==> flow/design.v <==
module mult_unsigned #(
		parameter WIDTHA = 16,
		parameter WIDTHB = 24,
		parameter PIPELINE_DEPTH = 4
)
(
	input clk,rst,
	input [WIDTHA -1 :0] A,
	input [WIDTHB -1 :0] B,
	output [WIDTHA + WIDTHB - 1:0] result
);
reg [WIDTHA -1 :0] rA;
reg [WIDTHB -1 :0] rB;
reg [WIDTHA + WIDTHB - 1:0] M [PIPELINE_DEPTH-1:0];
integer i;
always @(posedge clk or posedge rst)
begin
	if (rst) begin
		rA <= 0;
		rB <= 0;
		for (i=0; i<PIPELINE_DEPTH; i=i+1)
		  M[i] <=0;
		end
	else
	begin
		rA <= A;
		rB <= B;
		M[0] <= rA * rB;
		for (i=0; i<PIPELINE_DEPTH-1; i=i+1)
			M[i+1] <= M[i];
	end
end
assign result = M[PIPELINE_DEPTH-1];
endmodule
## Reports on mult_unsigned

Tool output for the design above, in the order of the flow.
Line numbers count from 1 in the design file above.
Operators: Yosys type, input widths -> output width; for muxes data width and select width s.
Library cell names are shortened.
A cell with n/a has no value.

| design | value |
|---|---|
| top | mult_unsigned |
| clock port | clk |
| cell library | sky130hd |
| library corner | tt_025C_1v80 |

## Elaborated design

Yosys after proc, flatten, opt, wreduce and memory -nomap, before mapping. Enables and synchronous resets that opt folds into registers are not counted as muxes. Print and check cells are not counted. Equal cells are merged and count once.

| bit counts | value |
|---|---|
| bits in registers | 200 |
| input port bits | 42 |
| output and inout bits | 40 |
| elaborated cells | 7 |

| operators by class | value |
|---|---|
| multiply operators | 1 |

Operator list:

| cell | count |
|---|---|
| $mul 16x24->40 | 1 |

## Logic depth

Longest topological path by Yosys (ltp), each cell counted once; first at word level (registers and memories cut), then after technology mapping (sequential cells cut; the memories' decode and read muxes count).

| depth | value |
|---|---|
| word-level depth | 1 |
| ABC_AREA | 0 |
| gate-level depth with buffers | 23 |
| gate-level depth less buffers | 22 |

## Mapped cells and area

The flow's flattened synthesis, as Yosys stat reports it; memories are mapped. The netlist is that of the ABC_AREA named above (0 if unset); the other value can give another one.
The area totals of this step are shown rounded.

| synthesis totals | value |
|---|---|
| mapped cells | 1,655 |
| cell area after synthesis | 0.018 sq mm |
| sequential part of the area | 0.005 sq mm |
| flip-flops | 200 |
| buffers | 66 |

Cells by type:

| cell type | count | area in all (sq um) |
|---|---|---|
| fa_1 | 306 | 6.13E+03 |
| dfrtp_1 | 200 | 5,004.8 |
| ha_1 | 112 | 1.4E+03 |
| inv_1 | 353 | 1.33E+03 |
| and2_1 | 176 | 1.1E+03 |
| nand2_1 | 232 | 870.835 |
| clkbuf_1 | 59 | 221.462 |
| xnor2_1 | 24 | 210.202 |
| a21oi_1 | 39 | 195.187 |
| a21o_1 | 22 | 165.158 |
| xor2_1 | 12 | 105.101 |
| nor2_1 | 20 | 75.072 |
| o21ai_0 | 12 | 60.058 |
| nand3_1 | 10 | 50.048 |
| nand4_1 | 5 | 31.28 |
| nor2b_1 | 5 | 31.28 |
| o21bai_1 | 4 | 30.029 |
| a211o_1 | 3 | 26.275 |

Other cell types: 37; their cells: 61.

## Worst setup path after synthesis

Source: OpenSTA report_checks on the synthesized netlist (no wires, ideal clock, input and output delay 20% of the period each), path of least setup slack; recovery checks are left aside. Register names are those of the netlist, which keeps one name where synthesis merged equal registers.

| timing path post-synthesis | value |
|---|---|
| kind | flip-flop to flip-flop |
| from | register rB[14] |
| to | register M[0][39] |
| clock period | 8.0 ns |
| library setup time | 0.120 ns |
| launch time at the first pin | 0.000 ns |
| data arrival time | 5.622 ns |
| data required time | 7.880 ns |
| setup slack | 2.257 ns |
| path delay | 5.742 ns |
| stages on the path | 24 |
| buffers on the path | 2 |
| period reached after synthesis | 5.743 ns |

"path delay" = arrival - input delay + setup time.
"stages on the path" counts driving pins, that of a launching flip-flop among them; a cell with two outputs on the path counts twice.
"period reached after synthesis" = period - worst setup slack (recovery checks aside). The figure is calculated, with input and output delays left at 20% of the set period.
The rows between start and end are the longest chain of elaborated cells between them; the timing report does not say that the signal goes this way. Where chains are equally long, one stands for them.
Each line given opens the expression or statement behind the cell; cells for indexed reads and writes are added by Yosys, which also makes memories of some case tables.

| on the way, post-synthesis | value |
|---|---|
| cells stage by stage | dfrtp_1 clkbuf_1 nand2_1 fa_1 inv_1 fa_1 inv_1 fa_1 inv_1 fa_1 fa_1 inv_1 fa_1 inv_1 ha_1 buf_2 a21oi_1 nand2_1 a21oi_1 o21ai_1 o21ai_2 o211ai_4 o21a_1 o211a_1 |
| length of the longest elaborated chain | 1 |
| elaborated cells on any way between the ends | 1 |
| RTL lines with such cells | 1 |
| those cells by class | mul (1) |

Ends and longest elaborated chain, post-synthesis:

| element | RTL line | text |
|---|---|---|
| from (decl) | 13 | `reg [WIDTHB -1 :0] rB;` |
| from (assign) | 20 | `rB <= 0;` |
| from (assign) | 27 | `rB <= B;` |
| $mul 16x24->40 | 28 | `M[0] <= rA * rB;` |
| to (assign) | 22 | `M[i] <=0;` |
| to (assign) | 28 |  |
| to (decl) | 14 | `reg [WIDTHA + WIDTHB - 1:0] M [PIPELINE_DEPTH-1:0];` |

## Timing after layout

Path of least setup slack in the final report of record 1 (OpenROAD, finished layout, wires in). Where an end is a register, its clock arrival counts in the times.

| timing path after layout | value |
|---|---|
| kind | flip-flop to flip-flop |
| from | register rA[1] |
| to | register M[0][39] |
| clock period | 8.0 ns |
| library setup time | 0.11 ns |
| launch time at the first pin | 0.45 ns |
| data arrival time | 6.83 ns |
| data required time | 8.34 ns |
| setup slack | 1.51 ns |
| stages on the path | 19 |
| buffers on the path | 0 |

The rows between start and end are the longest chain of elaborated cells between them; the timing report does not say that the signal goes this way. Where chains are equally long, one stands for them.

| on the way, after layout | value |
|---|---|
| cells stage by stage | dfrtp_1 nand2_1 fa_1 fa_1 fa_1 inv_1 fa_1 fa_1 inv_1 fa_1 inv_1 ha_1 a21oi_2 nor2b_1 or4_4 o21ai_2 o211ai_4 o21a_1 o211a_1 |
| length of the longest elaborated chain | 1 |
| elaborated cells on any way between the ends | 1 |
| RTL lines with such cells | 1 |
| those cells by class | mul (1) |

Ends and longest elaborated chain, after layout:

| element | RTL line | text |
|---|---|---|
| from (decl) | 12 | `reg [WIDTHA -1 :0] rA;` |
| from (assign) | 19 | `rA <= 0;` |
| from (assign) | 26 | `rA <= A;` |
| $mul 16x24->40 | 28 | `M[0] <= rA * rB;` |
| to (assign) | 22 | `M[i] <=0;` |
| to (assign) | 28 |  |
| to (decl) | 14 | `reg [WIDTHA + WIDTHB - 1:0] M [PIPELINE_DEPTH-1:0];` |

Top module mult_unsigned; platform sky130hd; tools Yosys and OpenROAD; 6 stored runs in no particular order. Input and output delays are each 20% of the period that was set; the output load is 0.01 pF.
By "achieved period" is meant the clock period of the run minus its worst setup slack. This is arithmetic on one report: input and output delays are still those of the set period (20% each).
"critical path time" = time allowed to the worst setup path (clock period - input delay - output delay, where it has them) - its slack; a late launch clock adds to it, a late capture clock takes from it.
Results are given in rounded form.
Among the settings, n/a means not set for that run.
A result given as n/a is not shown for that run.

| run | CAP_MARGIN | HOLD_SLACK_MARGIN | period_ns | CORE_MARGIN | CORE_UTILIZATION | SLEW_MARGIN | ABC_AREA | CELL_PAD_IN_SITES_DETAIL_PLACEMENT | CORE_ASPECT_RATIO | GPL_ROUTABILITY_DRIVEN | GPL_TIMING_DRIVEN | PLACE_DENSITY | SETUP_SLACK_MARGIN | CELL_PAD_IN_SITES_GLOBAL_PLACEMENT | CTS_CLUSTER_DIAMETER | CTS_CLUSTER_SIZE | MAX_ROUTING_LAYER | MIN_ROUTING_LAYER | TNS_END_PERCENT | cell area after synthesis (sq mm) | die outline area (sq mm) | standard-cell area after routing (sq mm) | utilization (%) | worst setup slack after layout (ns) | final setup TNS (ns) | worst hold slack in the final report (ns) | achieved period (ns) | critical path time (ns) | type of the worst setup path |
|---|---|---|---|---|---|---|---|---|---|---|---|---|---|---|---|---|---|---|---|---|---|---|---|---|---|---|---|---|---|
| record 1 | 35 | 0.11 | 8.0 | 2 | 40 | 20 | n/a | n/a | n/a | n/a | n/a | n/a | n/a | n/a | n/a | n/a | n/a | n/a | n/a | 0.018 | 0.046 | 0.02 | 45 | 1.5 | 0.000 | 0.34 | 6.488 | 6.49 | flip-flop to flip-flop |
| record 2 | 20 | n/a | 10.4 | 8 | 49 | 20 | 0 | 1 | 0.69 | 1 | 1 | 0.5 | 2.41 | n/a | n/a | n/a | n/a | n/a | n/a | 0.018 | 0.042 | 0.019 | 55 | 3.6 | 0.000 | 0.34 | 6.797 | 6.80 | flip-flop to flip-flop |
| record 3 | 20 | n/a | 6.61 | 2 | 40 | 20 | n/a | n/a | n/a | n/a | n/a | n/a | n/a | n/a | n/a | n/a | n/a | n/a | n/a | 0.018 | 0.046 | 0.02 | 46 | 0.31 | 0.000 | 0.35 | 6.300 | 6.30 | flip-flop to flip-flop |
| record 4 | 20 | n/a | 6.61 | 2 | 24 | 20 | n/a | n/a | n/a | n/a | n/a | n/a | n/a | n/a | n/a | n/a | n/a | n/a | n/a | 0.018 | 0.075 | 0.02 | 28 | 0.33 | 0.000 | 0.33 | 6.275 | 6.28 | flip-flop to flip-flop |
| record 5 | 20 | 0.21 | 11.8 | 10 | 59 | 10 | 1 | n/a | 0.66 | n/a | n/a | 0.67 | 0.09 | 0 | 374 | 96 | met4 | met1 | 50 | 0.018 | 0.039 | 0.02 | 65 | 5.7 | 0.000 | 0.35 | 6.139 | 6.14 | flip-flop to flip-flop |
| record 6 | 35 | 0.11 | 7.19 | 7 | 58 | 30 | 1 | 2 | 0.56 | n/a | 0 | n/a | n/a | n/a | n/a | 43 | n/a | n/a | 20 | n/a | n/a | n/a | n/a | n/a | n/a | n/a | n/a | n/a | n/a |

Record 6: no final report: placement broke off with DPL-0033
